==> flow/design.v <==
module GENCLK1K( 
		CLK1K, EN1K,
		CLK50M, RSTN
		);
   input CLK50M, RSTN;
   output reg CLK1K;
   output     EN1K;
   reg [7:0] CNT, next_cnt;
   reg next_clk1k;
   assign EN1K = (CNT == 8'd249) & ~CLK1K;
   always @(posedge CLK50M or negedge RSTN) begin
      if (!RSTN) begin
	 CLK1K <= 1'h0;
	 CNT <= 8'h0;
      end
      else begin
	 CNT <= next_cnt;
	 CLK1K <= next_clk1k;
      end
   end
   always @(*) begin
	next_cnt = (CNT == 8'd249) ? 8'd0 : CNT + 8'd1;
	next_clk1k = (CNT == 8'd249) ? ~CLK1K : CLK1K;
   end
endmodule
module GENCLK10K( 
		 CLK10K, EN10K,
		 CLK50M, RSTN
		 );
   input CLK50M;
   input RSTN;
   output reg CLK10K;
   output     EN10K;
   reg [4:0] CNT, next_cnt;
   reg        next_clk10k;
   assign EN10K = (CNT == 5'd24) & ~CLK10K;
   always @(posedge CLK50M, negedge RSTN) begin
      if (!RSTN) begin
         CNT <= 5'd1;
         CLK10K <= 1'b0;
      end
      else begin
         CNT <= next_cnt;
         CLK10K <= next_clk10k;
      end
   end
   always @(*) begin
      next_cnt = (CNT == 5'd24) ? 5'd1 : CNT + 5'd1;
      next_clk10k = (CNT == 5'd24) ? ~CLK10K : CLK10K;
   end
endmodule
module DEBOUNCE #(parameter SET = 1'b1)( 
		KEY_OUT,
		CLK, EN1K, RSTN, KEY_IN
		);
   input CLK, EN1K, RSTN;  
   input KEY_IN;
   output reg KEY_OUT;
   localparam STABLE_CNT = 50;
   reg [5:0]  CNT, next_cnt;
   reg 	      PREV_KEY_IN, next_key_out, next_prev_key_in;
   always @(posedge CLK or negedge RSTN) begin
      if (!RSTN) begin
	 CNT <= 5'h0;
	 KEY_OUT <= SET;
	 PREV_KEY_IN <= SET;
      end
      else if (EN1K) begin
	 CNT <= next_cnt;
	 KEY_OUT <= next_key_out;
	 PREV_KEY_IN <= next_prev_key_in;
      end
   end
   always @(*) begin
      next_cnt = CNT;
      next_key_out = KEY_OUT;
      next_prev_key_in = PREV_KEY_IN;
      if (KEY_IN == PREV_KEY_IN) begin
	 if (CNT < STABLE_CNT) begin
	    next_cnt = CNT + 5'd1;
	 end
	 else begin
	    next_key_out = KEY_IN;
	 end
      end
      else begin
	 next_prev_key_in = KEY_IN;
      end
   end
endmodule
module BCDCNTR #(parameter MAXL = 4'h5, parameter MAXR = 4'h9, parameter SETL = 4'h0, parameter SETR = 4'h0)( 
													     BCD, CARRY,
													     CLK, EN1K, RSTN, EN, SW1, BCD_SET
													     );
   input CLK, EN1K, RSTN, EN, SW1;  
   input [7:0] BCD_SET;
   output reg [7:0] BCD;
   output reg 	    CARRY;
   reg [3:0] 	    next_left_bcd, next_right_bcd;
   reg 		    next_carry;
   always @(posedge CLK or negedge RSTN) begin
      if (!RSTN) begin
	 BCD <= {SETL, SETR};
	 CARRY <= 1'h0;
      end
      else if (EN1K) begin
	 if (SW1) begin
	    BCD <= BCD_SET;
	    CARRY <= next_carry;
	 end
	 else begin
	    BCD <= {next_left_bcd, next_right_bcd};
	    CARRY <= next_carry;
	 end
      end
   end
   always @(*) begin
      if (EN) begin
	 if (BCD[7:4] == MAXL) begin
	    if (BCD[3:0] == MAXR) begin
	       next_left_bcd = SETL;
	       next_right_bcd = SETR;
	       next_carry = 1'b1;
	    end
	    else begin
	       next_left_bcd = BCD[7:4];
	       next_right_bcd = BCD[3:0] + 4'h1;
		   next_carry = 1'b0;
	    end
	 end
	 else begin
	    if (BCD[3:0] == 4'h9) begin
	       next_right_bcd = 4'h0;
	       next_left_bcd = BCD[7:4] + 4'h1;
		   next_carry = 1'b0;
	    end
	    else begin
	       next_right_bcd = BCD[3:0] + 4'h1;
	       next_left_bcd = BCD[7:4];
		   next_carry = 1'b0;
	    end
	 end
      end
      else begin
	 next_right_bcd = BCD[3:0];
	 next_left_bcd = BCD[7:4];
	 next_carry = 1'b0;
      end
   end
endmodule
module SW_BCDCNTR #(parameter MAXL = 4'h5, parameter MAXR = 4'h9, parameter SETL = 4'h0, parameter SETR = 4'h0)( 
														BCD, CARRY,
														CLK, EN1K, RSTN, EN
														);
   input CLK, EN1K, RSTN, EN;  
   output reg [7:0] BCD;
   output reg 	    CARRY;
   reg [3:0] 	    next_left_bcd, next_right_bcd;
   reg 		    next_carry;
   always @(posedge CLK or negedge RSTN) begin
      if (!RSTN) begin
	 BCD <= {SETL, SETR};
	 CARRY <= 1'h0;
      end
      else if (EN1K) begin
	 BCD <= {next_left_bcd, next_right_bcd};
	 CARRY <= next_carry;
      end
   end
   always @(*) begin
      if (EN) begin
	 if (BCD[7:4] == MAXL) begin
	    if (BCD[3:0] == MAXR) begin
	       next_left_bcd = SETL;
	       next_right_bcd = SETR;
	       next_carry = 1'b1;
	    end
	    else begin
	       next_left_bcd = BCD[7:4];
	       next_right_bcd = BCD[3:0] + 4'h1;
		   next_carry = 1'b0;
	    end
	 end
	 else begin
	    if (BCD[3:0] == 4'h9) begin
	       next_right_bcd = 4'h0;
	       next_left_bcd = BCD[7:4] + 4'h1;
		   next_carry = 1'b0;
	    end
	    else begin
	       next_right_bcd = BCD[3:0] + 4'h1;
	       next_left_bcd = BCD[7:4];
		   next_carry = 1'b0;
	    end
	 end
      end
      else begin
	 next_right_bcd = BCD[3:0];
	 next_left_bcd = BCD[7:4];
	 next_carry = 1'b0;
      end
   end
endmodule
module DIGITCLOCK( 
		  SEC, MIN, HOUR, DAY,
		  CLK, EN1K, RSTN, SW1, SW2, SW3, SEC_SET, MIN_SET, HOUR_SET, DAY_SET,
		  SW_SEC, SW_MIN, SW_HOUR, SW_DAY
		  );
   input CLK, EN1K, RSTN, SW1, SW2, SW3;  
   input [7:0] SEC_SET, MIN_SET, HOUR_SET, DAY_SET;
   input [7:0] SW_SEC, SW_MIN, SW_HOUR, SW_DAY;
   output [7:0] SEC, MIN, HOUR, DAY;
   reg [9:0] 	CNT, next_cnt;
   reg 		EN, next_en;
   wire [7:0] 	NORMAL_SEC, NORMAL_MIN, NORMAL_HOUR, NORMAL_DAY;
   wire 	CARRY_SEC, CARRY_MIN, CARRY_HOUR, CARRY_DAY;
   assign DAY = (SW2 == 1'b1) ? SW_DAY : NORMAL_DAY;
   assign HOUR = (SW2 == 1'b1) ? SW_HOUR : NORMAL_HOUR;
   assign MIN = (SW2 == 1'b1) ? SW_MIN : NORMAL_MIN;
   assign SEC = (SW2 == 1'b1) ? SW_SEC : NORMAL_SEC;
   BCDCNTR #(.MAXL(4'h3), .MAXR(4'h1), .SETL(4'h0), .SETR(4'h1))
   UDAY ( 
	 .BCD				(NORMAL_DAY),
	 .CARRY				(CARRY_DAY),
	 .CLK				(CLK),
	 .EN1K				(EN1K),
	 .RSTN				(RSTN),
	 .EN				(CARRY_HOUR),
	 .SW1				(SW1),
	 .BCD_SET			(DAY_SET));
   BCDCNTR #(.MAXL(4'h2), .MAXR(4'h3), .SETL(4'h0), .SETR(4'h0))
   UHOUR ( 
	  .BCD				(NORMAL_HOUR),
	  .CARRY			(CARRY_HOUR),
	  .CLK			(CLK),
	 .EN1K			(EN1K),
	  .RSTN				(RSTN),
	  .EN				(CARRY_MIN),
	  .SW1				(SW1),
	  .BCD_SET			(HOUR_SET));
   BCDCNTR #(.MAXL(4'h5), .MAXR(4'h9), .SETL(4'h0), .SETR(4'h0))
   UMIN ( 
	 .BCD				(NORMAL_MIN),
	 .CARRY				(CARRY_MIN),
	 .CLK				(CLK),
	 .EN1K				(EN1K),
	 .RSTN				(RSTN),
	 .EN				(CARRY_SEC),
	 .SW1				(SW1),
	 .BCD_SET			(MIN_SET));
   BCDCNTR #(.MAXL(4'h5), .MAXR(4'h9), .SETL(4'h0), .SETR(4'h0))
   USEC ( 
	 .BCD				(NORMAL_SEC),
	 .CARRY				(CARRY_SEC),
	 .CLK				(CLK),
	 .EN1K				(EN1K),
	 .RSTN				(RSTN),
	 .EN				(EN),
	 .SW1				(SW1),
	 .BCD_SET			(SEC_SET));
   always @(posedge CLK or negedge RSTN) begin
      if (!RSTN) begin
	 CNT <= 10'h0;
	 EN <= 1'h0;
      end
      else if (EN1K) begin
	 CNT <= next_cnt;
	 EN <= next_en;
      end
   end
   always @(*) begin
      if (SW1) begin
         next_cnt = CNT;
         next_en  = 1'b0;
      end
      else begin
	 if (SW3) begin
            next_cnt = (CNT >= 10'd9) ? 10'd0 : CNT + 10'd1;
            next_en  = (CNT >= 10'd9) ? 1'd1 : 1'd0;
	 end
	 else begin
            next_cnt = (CNT >= 10'd998) ? 10'd0 : CNT + 10'd1;
            next_en  = (CNT >= 10'd998) ? 1'd1 : 1'd0;
	 end
      end
   end
endmodule
module STOPWATCH( 
		 SW_SEC, SW_MIN, SW_HOUR, SW_DAY,
		 CLK, EN1K, RSTN, SW3, KEY3
		 );
   input CLK, EN1K, RSTN, SW3, KEY3;  
   output [7:0] SW_SEC, SW_MIN, SW_HOUR, SW_DAY;
   reg [9:0] 	CNT, next_cnt;
   reg 		EN, next_en;
   reg 		STATE, next_state;
   reg [1:0] 	KEY3_SYNC, next_key3_sync;
   wire 	CARRY_SEC, CARRY_MIN, CARRY_HOUR, CARRY_DAY;
   localparam STOP = 1'b0;
   localparam START = 1'b1;
   SW_BCDCNTR #(.MAXL(4'h3), .MAXR(4'h1), .SETL(4'h0), .SETR(4'h0))
   SWDAY ( 
	  .BCD				(SW_DAY),
	  .CARRY			(CARRY_DAY),
	  .CLK			(CLK),
	 .EN1K			(EN1K),
	  .RSTN				(RSTN),
	  .EN				(CARRY_HOUR));
   SW_BCDCNTR #(.MAXL(4'h2), .MAXR(4'h3), .SETL(4'h0), .SETR(4'h0))
   SWHOUR ( 
	   .BCD				(SW_HOUR),
	   .CARRY			(CARRY_HOUR),
	   .CLK			(CLK),
	 .EN1K			(EN1K),
	   .RSTN			(RSTN),
	   .EN				(CARRY_MIN));
   SW_BCDCNTR #(.MAXL(4'h5), .MAXR(4'h9), .SETL(4'h0), .SETR(4'h0))
   SWMIN ( 
	  .BCD				(SW_MIN),
	  .CARRY			(CARRY_MIN),
	  .CLK			(CLK),
	 .EN1K			(EN1K),
	  .RSTN				(RSTN),
	  .EN				(CARRY_SEC));
   SW_BCDCNTR #(.MAXL(4'h5), .MAXR(4'h9), .SETL(4'h0), .SETR(4'h0))
   SWSEC ( 
	  .BCD				(SW_SEC),
	  .CARRY			(CARRY_SEC),
	  .CLK			(CLK),
	 .EN1K			(EN1K),
	  .RSTN				(RSTN),
	  .EN				(EN));
   always @(posedge CLK or negedge RSTN) begin
      if (!RSTN) begin
	 CNT <= 10'h0;
	 EN <= 1'h0;
	 STATE <= STOP;
	 KEY3_SYNC <= 2'b11;
      end
      else if (EN1K) begin
	 CNT <= next_cnt;
	 EN <= next_en;
	 STATE <= next_state;
	 KEY3_SYNC <= next_key3_sync;
      end
   end
   always @(*) begin
      next_cnt = CNT;
      next_en = EN;
      next_state = STATE;
      next_key3_sync = {KEY3_SYNC[0], KEY3};
      if (KEY3_SYNC == 2'b10) begin
	 next_state = (STATE == START) ? STOP : START;
      end
      else begin
	 case (STATE)
	   STOP : begin
	      next_cnt = CNT;
	      next_en = EN;
	      next_state = STATE;
	   end
	   START : begin
	      if (SW3) begin
		 next_cnt = (CNT >= 10'd9) ? 10'd0 : CNT + 10'd1;
		 next_en = (CNT >= 10'd9) ? 1'd1 : 1'd0;
		 next_state = STATE;
	      end
	      else begin
		 next_cnt = (CNT >= 10'd998) ? 10'd0 : CNT + 10'd1;
		 next_en = (CNT >= 10'd998) ? 1'd1 : 1'd0;
		 next_state = STATE;
	      end
	   end
	 endcase
      end
   end
endmodule
module MANSET( 
	      SEC_SET, MIN_SET, HOUR_SET, DAY_SET,
	      CLK, EN1K, RSTN, SW1, KEY1, KEY2, KEY3, PREV_SEC, PREV_MIN, PREV_HOUR,
	      PREV_DAY
	      );
   input CLK, EN1K, RSTN;  
   input SW1, KEY1, KEY2, KEY3;
   input [7:0] PREV_SEC, PREV_MIN, PREV_HOUR, PREV_DAY;
   output reg [7:0] SEC_SET, MIN_SET, HOUR_SET, DAY_SET;
   reg [1:0] 	    SEL, next_sel;
   reg [7:0] 	    next_sec_set, next_min_set, next_hour_set, next_day_set;
   reg [1:0] 	    KEY1_SYNC, KEY2_SYNC, KEY3_SYNC;
   reg [1:0]  next_key1_sync, next_key2_sync, next_key3_sync;
   localparam SEC_SEL = 2'b00;
   localparam MIN_SEL = 2'b01;
   localparam HOUR_SEL = 2'b10;
   localparam DAY_SEL = 2'b11;
   always @(posedge CLK or negedge RSTN) begin
      if (!RSTN) begin
	 DAY_SET <= 8'h1;
	 HOUR_SET <= 8'h0;
	 MIN_SET <= 8'h0;
	 SEC_SET <= 8'h0;
	 SEL <= 2'b00;
	 KEY1_SYNC <= 2'b11;
	 KEY2_SYNC <= 2'b11;
	 KEY3_SYNC <= 2'b11;
      end
      else if (EN1K) begin
	 DAY_SET <= next_day_set;
	 HOUR_SET <= next_hour_set;
	 MIN_SET <= next_min_set;
	 SEC_SET <= next_sec_set;
	 SEL <= next_sel;
	 KEY1_SYNC <= next_key1_sync;
	 KEY2_SYNC <= next_key2_sync;
	 KEY3_SYNC <= next_key3_sync;
      end
   end
   always @(*) begin
   next_key1_sync = {KEY1_SYNC[0], KEY1};
   next_key2_sync = {KEY2_SYNC[0], KEY2};
   next_key3_sync = {KEY3_SYNC[0], KEY3};
      if (SW1) begin
	  next_sel = SEL;
		next_sec_set = SEC_SET;
		next_min_set = MIN_SET;
		next_hour_set = HOUR_SET;
		next_day_set = DAY_SET;
	 if (KEY3_SYNC == 2'b10) begin
	    next_sel = (SEL == DAY_SEL) ? SEC_SEL : SEL + 2'b01;
	 end
	 else if (KEY2_SYNC == 2'b10) begin
	    case (SEL) 
	      SEC_SEL : begin
			if (SEC_SET[7:4] == 4'h5) begin
				if (SEC_SET[3:0] == 4'h9) begin
					next_sec_set[7:4] = 4'h0;
					next_sec_set[3:0] = 4'h0;
				end
				else begin
					next_sec_set[7:4] = SEC_SET[7:4];
					next_sec_set[3:0] = SEC_SET[3:0] + 4'h1;
				end
			end
			else begin
				if (SEC_SET[3:0] == 4'h9) begin
					next_sec_set[3:0] = 4'h0;
					next_sec_set[7:4] = SEC_SET[7:4] + 4'h1;
				end
				else begin
					next_sec_set[3:0] = SEC_SET[3:0] + 4'h1;
					next_sec_set[7:4] = SEC_SET[7:4];
				end
			end
		  end
	      MIN_SEL : begin
			if (MIN_SET[7:4] == 4'h5) begin
				if (MIN_SET[3:0] == 4'h9) begin
					next_min_set[7:4] = 4'h0;
					next_min_set[3:0] = 4'h0;
				end
				else begin
					next_min_set[7:4] = MIN_SET[7:4];
					next_min_set[3:0] = MIN_SET[3:0] + 4'h1;
				end
			end
			else begin
				if (MIN_SET[3:0] == 4'h9) begin
					next_min_set[3:0] = 4'h0;
					next_min_set[7:4] = MIN_SET[7:4] + 4'h1;
				end
				else begin
					next_min_set[3:0] = MIN_SET[3:0] + 4'h1;
					next_min_set[7:4] = MIN_SET[7:4];
				end
			end
		  end
	      HOUR_SEL : begin
			if (HOUR_SET[7:4] == 4'h2) begin
				if (HOUR_SET[3:0] == 4'h3) begin
					next_hour_set[7:4] = 4'h0;
					next_hour_set[3:0] = 4'h0;
				end
				else begin
					next_hour_set[7:4] = HOUR_SET[7:4];
					next_hour_set[3:0] = HOUR_SET[3:0] + 4'h1;
				end
			end
			else begin
				if (HOUR_SET[3:0] == 4'h9) begin
					next_hour_set[3:0] = 4'h0;
					next_hour_set[7:4] = HOUR_SET[7:4] + 4'h1;
				end
				else begin
					next_hour_set[3:0] = HOUR_SET[3:0] + 4'h1;
					next_hour_set[7:4] = HOUR_SET[7:4];
				end
			end
		  end
	      DAY_SEL : begin
			if (DAY_SET[7:4] == 4'h3) begin
				if (DAY_SET[3:0] == 4'h1) begin
					next_day_set[7:4] = 4'h0;
					next_day_set[3:0] = 4'h1;
				end
				else begin
					next_day_set[7:4] = DAY_SET[7:4];
					next_day_set[3:0] = DAY_SET[3:0] + 4'h1;
				end
			end
			else begin
				if (DAY_SET[3:0] == 4'h9) begin
					next_day_set[3:0] = 4'h0;
					next_day_set[7:4] = DAY_SET[7:4] + 4'h1;
				end
				else begin
					next_day_set[3:0] = DAY_SET[3:0] + 4'h1;
					next_day_set[7:4] = DAY_SET[7:4];
				end
			end
		  end
	    endcase
	 end
	 else if (KEY1_SYNC == 2'b10) begin
	    case (SEL) 
	      SEC_SEL : begin
			if (SEC_SET[7:4] == 4'h0) begin
				if (SEC_SET[3:0] == 4'h0) begin
					next_sec_set[7:4] = 4'h5;
					next_sec_set[3:0] = 4'h9;
				end
				else begin
					next_sec_set[7:4] = SEC_SET[7:4];
					next_sec_set[3:0] = SEC_SET[3:0] - 4'h1;
				end
			end
			else begin
				if (SEC_SET[3:0] == 4'h0) begin
					next_sec_set[3:0] = 4'h9;
					next_sec_set[7:4] = SEC_SET[7:4] - 4'h1;
				end
				else begin
					next_sec_set[3:0] = SEC_SET[3:0] - 4'h1;
					next_sec_set[7:4] = SEC_SET[7:4];
				end
			end
		  end
	      MIN_SEL : begin
			if (MIN_SET[7:4] == 4'h0) begin
				if (MIN_SET[3:0] == 4'h0) begin
					next_min_set[7:4] = 4'h5;
					next_min_set[3:0] = 4'h9;
				end
				else begin
					next_min_set[7:4] = MIN_SET[7:4];
					next_min_set[3:0] = MIN_SET[3:0] - 4'h1;
				end
			end
			else begin
				if (MIN_SET[3:0] == 4'h0) begin
					next_min_set[3:0] = 4'h9;
					next_min_set[7:4] = MIN_SET[7:4] - 4'h1;
				end
				else begin
					next_min_set[3:0] = MIN_SET[3:0] - 4'h1;
					next_min_set[7:4] = MIN_SET[7:4];
				end
			end
		  end
	      HOUR_SEL : begin
			if (HOUR_SET[7:4] == 4'h0) begin
				if (HOUR_SET[3:0] == 4'h0) begin
					next_hour_set[7:4] = 4'h2;
					next_hour_set[3:0] = 4'h3;
				end
				else begin
					next_hour_set[7:4] = HOUR_SET[7:4];
					next_hour_set[3:0] = HOUR_SET[3:0] - 4'h1;
				end
			end
			else begin
				if (HOUR_SET[3:0] == 4'h0) begin
					next_hour_set[3:0] = 4'h9;
					next_hour_set[7:4] = HOUR_SET[7:4] - 4'h1;
				end
				else begin
					next_hour_set[3:0] = HOUR_SET[3:0] - 4'h1;
					next_hour_set[7:4] = HOUR_SET[7:4];
				end
			end
		  end
	      DAY_SEL : begin
			if (DAY_SET[7:4] == 4'h0) begin
				if (DAY_SET[3:0] == 4'h1) begin
					next_day_set[7:4] = 4'h3;
					next_day_set[3:0] = 4'h1;
				end
				else begin
					next_day_set[7:4] = DAY_SET[7:4];
					next_day_set[3:0] = DAY_SET[3:0] - 4'h1;
				end
			end
			else begin
				if (DAY_SET[3:0] == 4'h0) begin
					next_day_set[3:0] = 4'h9;
					next_day_set[7:4] = DAY_SET[7:4] - 4'h1;
				end
				else begin
					next_day_set[3:0] = DAY_SET[3:0] - 4'h1;
					next_day_set[7:4] = DAY_SET[7:4];
				end
			end
		  end
	    endcase
	 end
      end
	  else begin
		next_sel = SEC_SEL;
		next_sec_set = PREV_SEC;
		next_min_set = PREV_MIN;
		next_hour_set = PREV_HOUR;
		next_day_set = PREV_DAY;
	  end
   end
endmodule
module DISPLAY7SEG( 
		   SEG,
		   OUT, PWM_ACT
		   );
   input [3:0] OUT;
   input       PWM_ACT;
   output reg [6:0] SEG;
   always @(*) begin
      case (OUT)
	4'h0 : SEG = (PWM_ACT) ? 7'b1000000 : 7'b1111111;
	4'h1 : SEG = (PWM_ACT) ? 7'b1111001 : 7'b1111111;
	4'h2 : SEG = (PWM_ACT) ? 7'b0100100 : 7'b1111111;
	4'h3 : SEG = (PWM_ACT) ? 7'b0110000 : 7'b1111111;
	4'h4 : SEG = (PWM_ACT) ? 7'b0011001 : 7'b1111111;
	4'h5 : SEG = (PWM_ACT) ? 7'b0010010 : 7'b1111111;
	4'h6 : SEG = (PWM_ACT) ? 7'b0000010 : 7'b1111111;
	4'h7 : SEG = (PWM_ACT) ? 7'b1111000 : 7'b1111111;
	4'h8 : SEG = (PWM_ACT) ? 7'b0000000 : 7'b1111111;
	4'h9 : SEG = (PWM_ACT) ? 7'b0010000 : 7'b1111111;
	default : SEG = 7'b1111111;
      endcase
   end
endmodule
module KNOCK_LED ( 
		  ALARM, LED,
		  CLK, EN1K, RSTN, SW3, KNOCK
		  );
   input CLK, EN1K, RSTN;  
   input SW3, KNOCK;
   output reg ALARM;
   output reg [17:0] LED;
   reg [9:0] 	     ONE_SEC_CNT, next_one_sec_cnt;
   reg [5:0] 	     SEC_CNT, next_sec_cnt;
   reg [4:0] 	     MIN_REMAIN, next_min_remain;
   reg 		     TIMER_EN, next_timer_en;
   reg 		     KNOCK_D, next_knock_d;
   reg 		     KNOCK_FALL, next_knock_fall;
   reg 		     ALARM_PULSE, next_alarm_pulse;
   reg 		     next_alarm;
   reg [17:0] 	     next_led;
   always @(posedge CLK or negedge RSTN) begin
      if (!RSTN) begin
	 ALARM <= 1'h0;
	 KNOCK_D <= 1'h1;
	 KNOCK_FALL <= 1'h0;
	 LED <= 18'h0;
	 MIN_REMAIN <= 5'h0;
	 ONE_SEC_CNT <= 10'h0;
	 SEC_CNT <= 6'h0;
	 TIMER_EN <= 1'h0;
	 ALARM_PULSE <= 1'b0;
      end
      else if (EN1K) begin
	 ALARM <= next_alarm;
	 LED <= next_led;
	 ONE_SEC_CNT <= next_one_sec_cnt;
	 SEC_CNT <= next_sec_cnt;
	 MIN_REMAIN <= next_min_remain;
	 TIMER_EN <= next_timer_en;
	 KNOCK_D <= next_knock_d;
	 KNOCK_FALL <= next_knock_fall;
	 ALARM_PULSE <= next_alarm_pulse;
      end
   end
   always @(*) begin
      next_knock_d = KNOCK;
      next_knock_fall = KNOCK_D & ~KNOCK;
      next_alarm = 1'b0;
	  next_led = (MIN_REMAIN == 5'd0) ? 18'd0 : (18'b1 << MIN_REMAIN) - 18'b1;
      next_one_sec_cnt = ONE_SEC_CNT;
      next_sec_cnt = SEC_CNT;
      next_min_remain = MIN_REMAIN;
      next_timer_en = TIMER_EN;
      next_alarm_pulse = 1'b0;
	  if (KNOCK_FALL) begin
		next_timer_en = 1'b1;
		next_min_remain = (MIN_REMAIN < 5'd19) ? MIN_REMAIN + 5'd1 : MIN_REMAIN;
	  end
	  else begin
		if (TIMER_EN) begin
			if (SW3) begin
				if (ONE_SEC_CNT >= 10'd9) begin
					if (MIN_REMAIN != 5'd0) begin
						if (SEC_CNT == 6'd00) begin
							next_sec_cnt = 6'd59;
							next_min_remain = MIN_REMAIN - 5'd1;
							next_one_sec_cnt = 10'd0;
						end
						else begin
							next_sec_cnt = SEC_CNT - 6'd1;
							next_one_sec_cnt = 10'd0;
						end
					end
					else begin
						if (SEC_CNT == 6'd00) begin
							next_timer_en = 1'b0;
							next_alarm_pulse = 1'b1;
							next_sec_cnt = 6'd0;
							next_one_sec_cnt = 10'd0;
						end
						else begin
							next_sec_cnt = SEC_CNT - 6'd1;
							next_one_sec_cnt = 10'd0;
						end
					end
				end
				else begin
					next_one_sec_cnt = ONE_SEC_CNT + 10'd1;
				end
			end
			else begin
				if (ONE_SEC_CNT >= 10'd999) begin
					if (MIN_REMAIN != 5'd0) begin
						if (SEC_CNT == 6'd00) begin
							next_sec_cnt = 6'd59;
							next_min_remain = MIN_REMAIN - 5'd1;
							next_one_sec_cnt = 10'd0;
						end
						else begin
							next_sec_cnt = SEC_CNT - 6'd1;
							next_one_sec_cnt = 10'd0;
						end
					end
					else begin
						if (SEC_CNT == 6'd00) begin
							next_timer_en = 1'b0;
							next_alarm_pulse = 1'b1;
							next_sec_cnt = 6'd0;
							next_one_sec_cnt = 10'd0;
						end
						else begin
							next_sec_cnt = SEC_CNT - 6'd1;
							next_one_sec_cnt = 10'd0;
						end
					end
				end
				else begin
					next_one_sec_cnt = ONE_SEC_CNT + 10'd1;
				end
			end
		end
		else begin
			next_alarm = (ALARM_PULSE == 1'b1) ? 1'b1 : 1'b0;
		end
	  end
   end
endmodule
module KNOCK_LED_ALARM( 
	     BUZ_OUT,
	     CLK, EN1K, RSTN, ALARM
	     );
   input CLK, EN1K, RSTN;  
   input ALARM;
   output reg BUZ_OUT;
   parameter IDLE = 1'b0;
   parameter BUZ = 1'b1;
   reg 	      STATE, next_state;
   reg 	      next_buz_out;
   reg 	      CLK500, next_clk500;
   reg [6:0]  BEEP_CNT1, next_beep_cnt1;
   reg [8:0]  BEEP_CNT2, next_beep_cnt2;
   reg [2:0]  ALARM_DONE, next_alarm_done;
   always @(posedge CLK or negedge RSTN) begin
      if (!RSTN) begin
	 ALARM_DONE <= 3'h0;
	 BEEP_CNT1 <= 7'h0;
	 BEEP_CNT2 <= 9'h0;
	 BUZ_OUT <= 1'h0;
	 CLK500 <= 1'h0;
	 STATE <= 1'h0;
      end
      else if (EN1K) begin
	 STATE <= next_state;
	 BUZ_OUT <= next_buz_out;
	 CLK500 <= next_clk500;
	 BEEP_CNT1 <= next_beep_cnt1;
	 BEEP_CNT2 <= next_beep_cnt2;
	 ALARM_DONE <= next_alarm_done;
      end
   end
   always @(*) begin
      next_clk500 = ~CLK500;
      case (STATE) 
	IDLE : begin
	   if (ALARM) begin
	      next_state = BUZ;
	      next_buz_out = 1'b0;
	      next_beep_cnt1 = 7'b0;
	      next_beep_cnt2 = 9'd0;
	      next_alarm_done = 3'd0;
	   end
	   else begin
	      next_state = IDLE;
	      next_buz_out = 1'b0;
	      next_beep_cnt1 = 7'b0;
	      next_beep_cnt2 = 8'b0;
	      next_alarm_done = 3'd0;
	   end
	end
	BUZ : begin
	   if (ALARM_DONE == 3'd4) begin
	      next_state = IDLE;
	      next_buz_out = 1'b0;
	      next_beep_cnt1 = 7'd0;
	      next_beep_cnt2 = 9'd0;
	      next_alarm_done = 3'd0;
	   end
	   else begin
	      if (BEEP_CNT2 >= 9'd4) begin
		 next_state = BUZ;
		 next_buz_out = 1'b0;
		 next_beep_cnt1 = 7'd0;
		 next_beep_cnt2 = (BEEP_CNT2 == 9'd511) ? 9'd0 : BEEP_CNT2 + 9'd1;
		 next_alarm_done = (BEEP_CNT2 == 9'd511) ? ALARM_DONE + 3'd1 : ALARM_DONE;
	      end
	      else begin
		 if (BEEP_CNT1 >= 7'd64) begin
		    next_state = BUZ;
		    next_buz_out = CLK500;
		    next_beep_cnt1 = (BEEP_CNT1 == 7'd127) ? 7'd0 : BEEP_CNT1 + 7'd1;
		    next_beep_cnt2 = (BEEP_CNT1 == 7'd127) ? BEEP_CNT2 + 9'd1 : BEEP_CNT2;
		    next_alarm_done = ALARM_DONE;
		 end
		 else begin
		    next_state = BUZ;
		    next_buz_out = 1'b0;
		    next_beep_cnt1 = BEEP_CNT1 + 7'd1;
		    next_beep_cnt2 = BEEP_CNT2;
		    next_alarm_done = ALARM_DONE;
		 end
	      end
	   end
	end
	default : begin
	   next_state = IDLE;
	   next_buz_out = 1'b0;
	   next_beep_cnt1 = 7'd0;
	   next_beep_cnt2 = 3'd0;
	   next_alarm_done = 1'b0;
	end
      endcase
   end
endmodule
module FIRE_DETECT( 
		   FIRE_ALARM,
		   CLK, EN1K, RSTN, SENSOR
		   );
   input CLK, EN1K, RSTN;  
   input SENSOR;
   output reg FIRE_ALARM;
   reg 	  next_fire_alarm;
   always @(posedge CLK or negedge RSTN) begin
      if (!RSTN) begin
	 FIRE_ALARM <= 1'h0;
      end
      else if (EN1K) begin
	 FIRE_ALARM <= next_fire_alarm;
      end
   end
   always @(*) begin
      next_fire_alarm = (SENSOR) ? 1'b1 : 1'b0;
   end
endmodule
module FIRE_ALARM( 
		       BUZ_OUT, FIRE_VALID,
		       CLK, EN1K, RSTN, FIRE_ALARM, KNOCK
		       );
   input CLK, EN1K, RSTN;  
   input FIRE_ALARM, KNOCK;
   output reg BUZ_OUT, FIRE_VALID;
   parameter IDLE = 1'b0;
   parameter BUZ = 1'b1;
   reg 	      STATE, next_state;
   reg 	      next_buz_out;
	reg         next_fire_valid;
   reg 	      CLK500, next_clk500;
   reg 	      KNOCK_D, next_knock_d;
   reg 	      KNOCK_FALL, next_knock_fall;
   reg [8:0]  BEEP_CNT, next_beep_cnt;
   always @(posedge CLK or negedge RSTN) begin
      if (!RSTN) begin
	 BEEP_CNT <= 8'h0;
	 BUZ_OUT <= 1'h0;
	 FIRE_VALID <= 1'h0;
	 CLK500 <= 1'h0;
	 KNOCK_D <= 1'h0;
	 KNOCK_FALL <= 1'h0;
	 STATE <= 1'h0;
      end
      else if (EN1K) begin
	 STATE <= next_state;
	 BUZ_OUT <= next_buz_out;
	 FIRE_VALID <= next_fire_valid;
	 CLK500 <= next_clk500;
	 BEEP_CNT <= next_beep_cnt;
	 KNOCK_D <= next_knock_d;
	 KNOCK_FALL <= next_knock_fall;
      end
   end
   always @(*) begin
      next_clk500 = ~CLK500;
      next_knock_d = KNOCK;
      next_knock_fall = KNOCK_D & ~KNOCK;
		next_fire_valid = FIRE_VALID;
      case (STATE) 
	IDLE : begin
	   if (FIRE_ALARM) begin
	      next_state = BUZ;
	      next_buz_out = 1'b0;
	      next_beep_cnt = 8'b0;
			next_fire_valid = 1'b1;
	   end
	   else begin
	      next_state = IDLE;
	      next_buz_out = 1'b0;
	      next_beep_cnt = 8'b0;
			next_fire_valid = 1'b0;
	   end
	end
	BUZ : begin
	   if (KNOCK_FALL) begin
	      next_state = IDLE;
	      next_buz_out = 1'b0;
	      next_beep_cnt = 8'd0;
			next_fire_valid = 1'b0;
	   end
	   else begin
	      if (BEEP_CNT >= 9'd256) begin
		 next_state = BUZ;
		 next_buz_out = CLK500;
		 next_beep_cnt = (BEEP_CNT == 8'd128) ? 8'd0 : BEEP_CNT + 8'd1;
	      end
	      else begin
		 next_state = BUZ;
		 next_buz_out = 1'b0;
		 next_beep_cnt = BEEP_CNT + 8'd1;
	      end
	   end
	end
	default : begin
	   next_state = IDLE;
	   next_buz_out = 1'b0;
	   next_beep_cnt = 8'd0;
	end
      endcase
   end
endmodule
module ROT_PWMGEN ( 
		   PWM_ACT,
		   CLK, EN10K, RSTN, SW5, ROT_A, ROT_B
		   );
   input CLK, EN10K, RSTN, SW5;
   input ROT_A, ROT_B;
   output reg PWM_ACT;
   reg [7:0]  brightness;
   reg [1:0]  prev_state;
   reg [7:0]  pwm_counter;
   wire [1:0] current_state = {ROT_A, ROT_B};
   always @(posedge CLK or negedge RSTN) begin
		if (!RSTN) begin
			brightness <= 8'd255;
		end
		else if (EN10K) begin
		if (SW5) begin
      case ({prev_state, current_state})
        4'b0001, 4'b0111, 4'b1110, 4'b1000: begin
           if (brightness <= 8'd247)
             brightness <= brightness + 8'd8;
           else
             brightness <= 8'd255;
        end
        4'b0010, 4'b0100, 4'b1101, 4'b1011: begin
           if (brightness >= 8'd8)
             brightness <= brightness - 8'd8;
           else
             brightness <= 8'd0;
        end
        default: brightness <= brightness;
      endcase
		end
		else begin
			brightness <= brightness;
		end
		end
   end
   always @(posedge CLK) begin
      if (EN10K) prev_state <= current_state;
   end
   always @(posedge CLK or negedge RSTN) begin
      if (!RSTN) begin
	 pwm_counter <= 8'b0;
      end
      else if (EN10K) begin
	 pwm_counter <= (pwm_counter == 8'd255) ? 8'd0 : pwm_counter + 8'd1;
      end
   end
   always @(posedge CLK or negedge RSTN) begin
      if (!RSTN) begin
	 PWM_ACT <= 1'b1;
      end
      else if (EN10K) begin
	 if (pwm_counter < brightness) PWM_ACT <= 1'b1;
	 else PWM_ACT <= 1'b0;
      end
   end
endmodule
module CLOCK_TOP( 
	   SEG0, SEG1, SEG2, SEG3, SEG4, SEG5, SEG6, SEG7, LED, BUZ_OUT,
	   CLK50M, KEY1, KEY2, KEY3, SW0, SW1, SW2, SW3, SW4, SW5, KNOCK,
	   SENSOR, ROT_A, ROT_B
	   );
   input CLK50M, KEY1, KEY2, KEY3, SW0, SW1, SW2, SW3, SW4, SW5, KNOCK, SENSOR, ROT_A, ROT_B;
   output [6:0] SEG0, SEG1, SEG2, SEG3, SEG4, SEG5, SEG6, SEG7;
   output [17:0] LED;
   output 	 BUZ_OUT;
   wire 	 CLK1K, CLK10K, EN1K, EN10K, CLEAN_KEY1, CLEAN_KEY2, CLEAN_KEY3, CLEAN_SW1, CLEAN_SW2, CLEAN_SW3, CLEAN_SW4, CLEAN_SW5, ALARM, FIRE_ALARM, FIRE_VALID, PWM_ACT, FIRE_BUZ, KNOCK_LED_BUZ;
   wire [7:0] 	 SEC, MIN, HOUR, DAY;
   wire [7:0] 	 SEC_SET, MIN_SET, HOUR_SET, DAY_SET;
   wire [7:0] 	 SW_SEC, SW_MIN, SW_HOUR, SW_DAY;
   assign BUZ_OUT = (FIRE_VALID) ? FIRE_BUZ : KNOCK_LED_BUZ;
   GENCLK1K
     UGENCLK1K
       ( 
	.RSTN				(SW0),
	.CLK1K				(CLK1K),
	.EN1K				(EN1K),
	.CLK50M				(CLK50M));
   GENCLK10K
     UGENCLK10K
       ( 
	.RSTN					(SW0),
	.CLK10K				(CLK10K),
	.EN10K				(EN10K),
	.CLK50M				(CLK50M));
   DEBOUNCE #(.SET(1'b1))
   UDEBOUNCE_KEY1
     ( 
      .KEY_OUT				(CLEAN_KEY1),
      .KEY_IN				(KEY1),
      .RSTN				(SW0),
      .CLK				(CLK50M),
      .EN1K				(EN1K));
   DEBOUNCE #(.SET(1'b1))
   UDEBOUNCE_KEY2
     ( 
      .KEY_OUT				(CLEAN_KEY2),
      .KEY_IN				(KEY2),
      .RSTN				(SW0),
      .CLK				(CLK50M),
      .EN1K				(EN1K));
   DEBOUNCE #(.SET(1'b1))
   UDEBOUNCE_KEY3
     ( 
      .KEY_OUT				(CLEAN_KEY3),
      .KEY_IN				(KEY3),
      .RSTN				(SW0),
      .CLK				(CLK50M),
      .EN1K				(EN1K));
   DEBOUNCE #(.SET(1'b0))
   UDEBOUNCE_SW1
     ( 
      .KEY_OUT				(CLEAN_SW1),
      .KEY_IN				(SW1),
      .RSTN				(SW0),
      .CLK				(CLK50M),
      .EN1K				(EN1K));
   DEBOUNCE #(.SET(1'b0))
   UDEBOUNCE_SW2
     ( 
      .KEY_OUT				(CLEAN_SW2),
      .KEY_IN				(SW2),
      .RSTN				(SW0),
      .CLK				(CLK50M),
      .EN1K				(EN1K));
   DEBOUNCE #(.SET(1'b0))
   UDEBOUNCE_SW3
     ( 
      .KEY_OUT				(CLEAN_SW3),
      .KEY_IN				(SW3),
      .RSTN				(SW0),
      .CLK				(CLK50M),
      .EN1K				(EN1K));
   DEBOUNCE #(.SET(1'b0))
   UDEBOUNCE_SW4
     ( 
      .KEY_OUT				(CLEAN_SW4),
      .KEY_IN				(SW4),
      .RSTN				(SW0),
      .CLK				(CLK50M),
      .EN1K				(EN1K));
   DEBOUNCE #(.SET(1'b0))
   UDEBOUNCE_SW5
     ( 
      .KEY_OUT				(CLEAN_SW5),
      .KEY_IN				(SW5),
      .RSTN				(SW0),
      .CLK				(CLK50M),
      .EN1K				(EN1K));
   DIGITCLOCK
     UDIGITCLOCK
       ( 
	.SEC					(SEC[7:0]),
	.MIN					(MIN[7:0]),
	.HOUR					(HOUR[7:0]),
	.DAY					(DAY[7:0]),
	.SEC_SET				(SEC_SET[7:0]),
	.MIN_SET				(MIN_SET[7:0]),
	.HOUR_SET				(HOUR_SET[7:0]),
	.DAY_SET				(DAY_SET[7:0]),
	.SW_SEC				(SW_SEC[7:0]),
	.SW_MIN				(SW_MIN[7:0]),
	.SW_HOUR				(SW_HOUR[7:0]),
	.SW_DAY				(SW_DAY[7:0]),
	.RSTN				(SW0),
	.CLK				(CLK50M),
	.EN1K				(EN1K),
	.SW1				(CLEAN_SW1),
	.SW2				(CLEAN_SW2),
	.SW3				(CLEAN_SW3));
   DISPLAY7SEG
     URSEC7SEG
       ( 
	.SEG				(SEG0[6:0]),
	.OUT				(SEC[3:0]),
	.PWM_ACT			(PWM_ACT));
   DISPLAY7SEG
     ULSEC7SEG
       ( 
	.SEG				(SEG1[6:0]),
	.OUT				(SEC[7:4]),
	.PWM_ACT			(PWM_ACT));
   DISPLAY7SEG
     URMIN7SEG
       ( 
	.SEG				(SEG2[6:0]),
	.OUT				(MIN[3:0]),
	.PWM_ACT			(PWM_ACT));
   DISPLAY7SEG
     ULMIN7SEG
       ( 
	.SEG				(SEG3[6:0]),
	.OUT				(MIN[7:4]),
	.PWM_ACT			(PWM_ACT));
   DISPLAY7SEG
     URHOUR7SEG
       ( 
	.SEG				(SEG4[6:0]),
	.OUT				(HOUR[3:0]),
	.PWM_ACT			(PWM_ACT));
   DISPLAY7SEG
     ULHOUR7SEG
       ( 
	.SEG				(SEG5[6:0]),
	.OUT				(HOUR[7:4]),
	.PWM_ACT			(PWM_ACT));
   DISPLAY7SEG
     URDAY7SEG
       ( 
	.SEG				(SEG6[6:0]),
	.OUT				(DAY[3:0]),
	.PWM_ACT			(PWM_ACT));
   DISPLAY7SEG
     ULDAY7SEG
       ( 
	.SEG				(SEG7[6:0]),
	.OUT				(DAY[7:4]),
	.PWM_ACT			(PWM_ACT));
   MANSET
     UMANSET
       ( 
	.SEC_SET				(SEC_SET[7:0]),
	.MIN_SET				(MIN_SET[7:0]),
	.HOUR_SET				(HOUR_SET[7:0]),
	.DAY_SET				(DAY_SET[7:0]),
	.KEY1					(CLEAN_KEY1),
	.KEY2					(CLEAN_KEY2),
	.KEY3					(CLEAN_KEY3),
	.PREV_SEC				(SEC[7:0]),
	.PREV_MIN				(MIN[7:0]),
	.PREV_HOUR				(HOUR[7:0]),
	.PREV_DAY				(DAY[7:0]),
	.RSTN				(SW0),
	.CLK				(CLK50M),
	.EN1K				(EN1K),
	.SW1				(CLEAN_SW1));
   STOPWATCH
     USTOPWATCH
       ( 
	.SW_SEC				(SW_SEC[7:0]),
	.SW_MIN				(SW_MIN[7:0]),
	.SW_HOUR				(SW_HOUR[7:0]),
	.SW_DAY				(SW_DAY[7:0]),
	.KEY3					(CLEAN_KEY3),
	.RSTN (CLEAN_SW2),
	.CLK				(CLK50M),
	.EN1K				(EN1K),
	.SW3				(CLEAN_SW3));
   KNOCK_LED_ALARM
     UALARM
       ( 
	.BUZ_OUT			(KNOCK_LED_BUZ),
	.CLK				(CLK50M),
	.EN1K				(EN1K),
	.RSTN					(SW0),
	.ALARM				(ALARM));
   KNOCK_LED
     UKNOCK
       ( 
	.LED					(LED[17:0]),
	.ALARM				(ALARM),
	.CLK				(CLK50M),
	.EN1K				(EN1K),
	.RSTN					(CLEAN_SW4),
	.SW3				(CLEAN_SW3),
	.KNOCK				(KNOCK));
   FIRE_DETECT
     UFIRE_DETECT
       ( 
	.FIRE_ALARM				(FIRE_ALARM),
	.CLK					(CLK50M),
	.EN1K					(EN1K),
	.RSTN					(SW0),
	.SENSOR				(SENSOR));
   FIRE_ALARM
     UFIRE_ALARM
       ( 
	.BUZ_OUT				(FIRE_BUZ),
	.FIRE_VALID       (FIRE_VALID),
	.CLK					(CLK50M),
	.EN1K					(EN1K),
	.RSTN					(SW0),
	.FIRE_ALARM				(FIRE_ALARM),
	.KNOCK					(KNOCK));
   ROT_PWMGEN
     UROT_PWMGEN
       ( 
	.RSTN					(SW0),
	.PWM_ACT			(PWM_ACT),
	.CLK				(CLK50M),
	.EN10K				(EN10K),
	.SW5				(CLEAN_SW5),
	.ROT_A				(ROT_A),
	.ROT_B				(ROT_B));
endmodule
* From RTL to reports: CLOCK_TOP
Tool output for the design above, in the order of the flow.
Lines are those of the file above, counted from 1.
Cell names lack the library's common part.
The mark - stands for no value.
- Top :: CLOCK_TOP
- Clock port :: CLK50M
- Library :: sky130hd
- Library corner :: tt_025C_1v80

* After elaboration
Yosys after proc, flatten, opt, wreduce and memory -nomap, before mapping. Memory bits, and registers merged into a memory's read port (data or address), are not among the register bits. Print and check cells are not counted. Equal cells are merged and count once.
- Shift-type cells :: 1
- Reductions and logical operators :: 98
- $lt $le $gt $ge :: 21
- Bitwise logic cells :: 31
- Mux-type cells :: 251
- Equality and inequality tests :: 166
- $add $sub $neg :: 57
** Operator list (number)
- case mux 7 bit (select 10 bit) :: 8
- 2-to-1 mux 8 bit :: 44
- 2-to-1 mux 4 bit :: 76
- == test 4 x 3 -> 1 bit (second input constant) :: 40
- == test 4 bit (second input constant) :: 32
- == test 4 x 2 -> 1 bit (second input constant) :: 26
- 2-to-1 mux 10 bit :: 10
- adder 4 x 1 -> 4 bit (second input constant) :: 24
- 2-to-1 mux 7 bit :: 11
- AND reduction 3 bit :: 25
- 2-to-1 mux 9 bit :: 8
- logical NOT 4 bit :: 16
- 2-to-1 mux 1 bit :: 58
- == test 4 x 1 -> 1 bit (second input constant) :: 12
- adder 6 x 1 -> 6 bit (second input constant) :: 8
- < comparator 6 bit (second input constant) :: 8
- 2-to-1 mux 5 bit :: 9
- 2-to-1 mux 6 bit :: 7
- AND reduction 2 bit :: 19
- case mux 9 bit (select 2 bit) :: 2
- subtractor 4 x 1 -> 4 bit (second input constant) :: 8
- adder 10 x 1 -> 10 bit (second input constant) :: 3
- greater-or-equal comparator 10 bit (second input constant) :: 3
- greater-or-equal comparator 10 x 4 -> 1 bit (second input constant) :: 3
- != test 3 bit (second input constant) :: 10
- != test 5 bit (second input constant) :: 6
- AND reduction 5 bit :: 6
- NOT 1 bit :: 27
Not listed: further kinds 54, cells in them 116.
- Flip-flop bits (word level) :: 315
- Cells after elaboration :: 720

* Depth
Longest topological path by Yosys (ltp), each cell counted once; first at word level (registers and memories cut), then after technology mapping (sequential cells cut; the memories' decode and read muxes count).
- Depth in word-level cells :: 8
- ABC_AREA :: 1
- Depth in mapped cells :: 14
- Mapped depth without buffers :: 13

* Mapped cells and area
The flow's flattened synthesis, as Yosys stat reports it; memories are mapped. The netlist is that of the ABC_AREA named above (0 if unset); the other value can give another one.
- Buffer cells :: 60
- Mapped flip-flops :: 313
- Cell area after synthesis :: 0.0207562 mm²
- Sequential part of the area :: 0.0078738 mm²
- Cells in the netlist :: 2924
** Cells by type (number)
- dfrtp_1 :: 286
- nand2_1 :: 781
- inv_1 :: 355
- nand3_1 :: 261
- o21ai_0 :: 245
- nor2_1 :: 287
- ha_1 :: 83
- xor2_1 :: 85
- dfstp_2 :: 25
- nand4_1 :: 75
- a21oi_1 :: 89
- nor3_1 :: 64
- xnor2_1 :: 32
- o21ai_1 :: 30
- o21ai_2 :: 14
- clkbuf_1 :: 32
- o211ai_1 :: 15
- nand3b_1 :: 13
Other cell types: 40; their cells: 152.

* Path before layout
OpenSTA on the mapped netlist: ideal clock, no wires. The path of least setup slack (recovery checks aside). Input and output delay are each 20% of the period. Register names are those of the netlist, which keeps one name where synthesis merged equal registers.
- Path kind :: reg2out
- Start :: reg UDEBOUNCE_SW2.KEY_OUT
- End :: out SEG0[3]
- Stages :: 12
- Delay of the path :: 2.776 ns
- Clock period :: 20.0 ns
- Setup slack :: 13.224 ns
- Launch time at the first pin :: 0.000 ns
- Data arrival time :: 2.776 ns
- Path buffers :: 2
- Synthesis period reached :: 6.776 ns
"delay of the path" is the arrival time less input delay plus setup time.
A path that ends at an output port has no setup time.
"stages" counts driving pins, that of a launching flip-flop among them; a cell with two outputs on the path counts twice.
"synthesis period reached" is the clock period less the worst setup slack; recovery checks do not enter. This is arithmetic on one report: input and output delays are still those of the set period (20% each).
The rows between start and end are the longest chain of elaborated cells between them; the timing report does not say that the signal goes this way. Where chains are equally long, one stands for them.
A line is the first line of the expression or statement that the cell stems from. Yosys adds cells for indexed reads and writes and turns some case tables into memories.
- Path through :: dfrtp_1 -> buf_4 -> buf_4 -> nand2_1 -> o21ai_0 -> inv_1 -> nand2_1 -> nor2_1 -> o21ai_1 -> o21ai_0 -> nor2_1 -> nand3_1
- Cells in the longest elaborated chain :: 3
- Elaborated cells between the ends (all ways) :: 12
- RTL lines with such cells :: 2
** Ends and longest elaborated chain, after synthesis
- start, declared :: line 58 : output reg KEY_OUT;
- start, assigned :: line 65 : KEY_OUT <= SET;
- start, assigned :: line 70 : KEY_OUT <= next_key_out;
- 2-to-1 mux 8 bit :: line 220 : assign SEC = (SW2 == 1'b1) ? SW_SEC : NORMAL_SEC;
- == test 4 bit :: line 632 : case (OUT)
- case mux 7 bit (select 10 bit) :: line 632
- end, declared :: line 1036 : output [6:0] SEG0, SEG1, SEG2, SEG3, SEG4, SEG5, SEG6, SEG7;

* Path in the finished layout
From the final timing report of run 1: the path of least setup slack in the routed layout; clock arrival at registers is part of the times.
- Path kind :: reg2out
- Start :: reg UDEBOUNCE_SW2.KEY_OUT
- End :: out SEG1[0]
- Launch time at the first pin :: 0.55 ns
- Clock period :: 8.28 ns
- Stages :: 12
- Data arrival time :: 4.25 ns
- Path buffers :: 2
- Setup slack :: 2.37 ns
The rows between start and end are the longest chain of elaborated cells between them; the timing report does not say that the signal goes this way. Where chains are equally long, one stands for them.
- Path through :: dfrtp_4 -> buf_4 -> nand2_1 -> o21ai_2 -> inv_1 -> nand2_1 -> nand2_1 -> nand2_1 -> nand2_1 -> nor2_1 -> nand2_1 -> clkdlybuf4s50_1
- Cells in the longest elaborated chain :: 3
- Elaborated cells between the ends (all ways) :: 12
- RTL lines with such cells :: 2
** Ends and longest elaborated chain, after layout
- start, declared :: line 58 : output reg KEY_OUT;
- start, assigned :: line 65 : KEY_OUT <= SET;
- start, assigned :: line 70 : KEY_OUT <= next_key_out;
- 2-to-1 mux 8 bit :: line 220 : assign SEC = (SW2 == 1'b1) ? SW_SEC : NORMAL_SEC;
- == test 4 bit :: line 632 : case (OUT)
- case mux 7 bit (select 10 bit) :: line 632
- end, declared :: line 1036 : output [6:0] SEG0, SEG1, SEG2, SEG3, SEG4, SEG5, SEG6, SEG7;

Subject: CLOCK_TOP on sky130hd, stored results

Hello all,

Record of 2 stored runs of the RTL-to-layout flow on CLOCK_TOP, platform sky130hd. The runs are unordered. Constraints: input delay and output delay 20% of the set period each, output load 0.01 pF.
"clock period achieved" is the run's clock period less its worst setup slack. It is reckoned from that one timing run; input and output delays stay at 20% of the period that was set.
"allowed time less slack (worst setup path)": the worst setup path's part of the clock period (all of it between registers, 20% less for each end at a port) less its slack. A launch clock that arrives late makes it longer, a capture clock that arrives late makes it shorter.
By "total power of the final layout" is meant OpenSTA's value without simulated activity: inputs other than the clock are taken to toggle once in ten clock periods, and the tool carries that through the logic.

* Run 1
** Files
==> flow/run.sh <==
#!/bin/bash
# the make line also repeats the synthesis and layout settings of config.mk as NAME=value (left out here)
make -C /OpenROAD-flow-scripts/flow DESIGN_CONFIG=/design/flow/config.mk WORK_HOME=/design/flow/orfs CLKGATE_MAP_FILE= finish
==> flow/config.mk <==
export PLATFORM = sky130hd
export DESIGN_NAME = CLOCK_TOP
export DESIGN_NICKNAME = CLOCK_TOP
export VERILOG_FILES = /design/flow/design.v
export SDC_FILE = /design/flow/constraint.sdc
export NUM_CORES = 4
export LEC_CHECK = 0
export ABC_AREA = 1
export CAP_MARGIN = 20
export CELL_PAD_IN_SITES_DETAIL_PLACEMENT = 1
export CORE_ASPECT_RATIO = 1.02
export CORE_MARGIN = 9
export CORE_UTILIZATION = 32
export CTS_CLUSTER_SIZE = 62
export GPL_ROUTABILITY_DRIVEN = 0
export MAX_ROUTING_LAYER = met5
export PLACE_DENSITY = 0.82
export SETUP_SLACK_MARGIN = 0.53
export SLEW_MARGIN = 20
export TNS_END_PERCENT = 50
==> flow/constraint.sdc <==
create_clock -name core_clock -period 8.28 [get_ports {CLK50M}]
set_input_delay 1.6560 -clock core_clock [delete_from_list [all_inputs] [get_ports {CLK50M}]]
set_output_delay 1.6560 -clock core_clock [all_outputs]
set_load 0.01 [all_outputs]
** Results
- Area of the die :: 0.0743548 mm²
- Chip area after synthesis (Yosys) :: 0.0207562 mm²
- Utilization :: 0.373
- Clock period achieved :: 5.911 ns
- Smallest setup slack :: 2.369 ns
- Total power of the final layout :: 3294 uW
- Allowed time less slack (worst setup path) :: 4.25 ns
- Kind of the worst setup path :: reg2out

* Run 2
** Files
==> flow/run.sh <==
#!/bin/bash
# the make line also repeats the synthesis and layout settings of config.mk as NAME=value (left out here)
make -C /OpenROAD-flow-scripts/flow DESIGN_CONFIG=/design/flow/config.mk WORK_HOME=/design/flow/orfs CLKGATE_MAP_FILE= finish
==> flow/config.mk <==
export PLATFORM = sky130hd
export DESIGN_NAME = CLOCK_TOP
export DESIGN_NICKNAME = CLOCK_TOP
export VERILOG_FILES = /design/flow/design.v
export SDC_FILE = /design/flow/constraint.sdc
export NUM_CORES = 4
export LEC_CHECK = 0
export CAP_MARGIN = 20
export CORE_MARGIN = 2
export CORE_UTILIZATION = 40
export SLEW_MARGIN = 20
==> flow/constraint.sdc <==
create_clock -name core_clock -period 4.84 [get_ports {CLK50M}]
set_input_delay 0.9680 -clock core_clock [delete_from_list [all_inputs] [get_ports {CLK50M}]]
set_output_delay 0.9680 -clock core_clock [all_outputs]
set_load 0.01 [all_outputs]
** Results
- Area of the die :: 0.0496911 mm²
- Chip area after synthesis (Yosys) :: 0.0191696 mm²
- Utilization :: 0.462
- Clock period achieved :: 4.503 ns
- Smallest setup slack :: 0.337 ns
- Total power of the final layout :: 5785 uW
- Allowed time less slack (worst setup path) :: 3.53 ns
- Kind of the worst setup path :: reg2out

Thanks
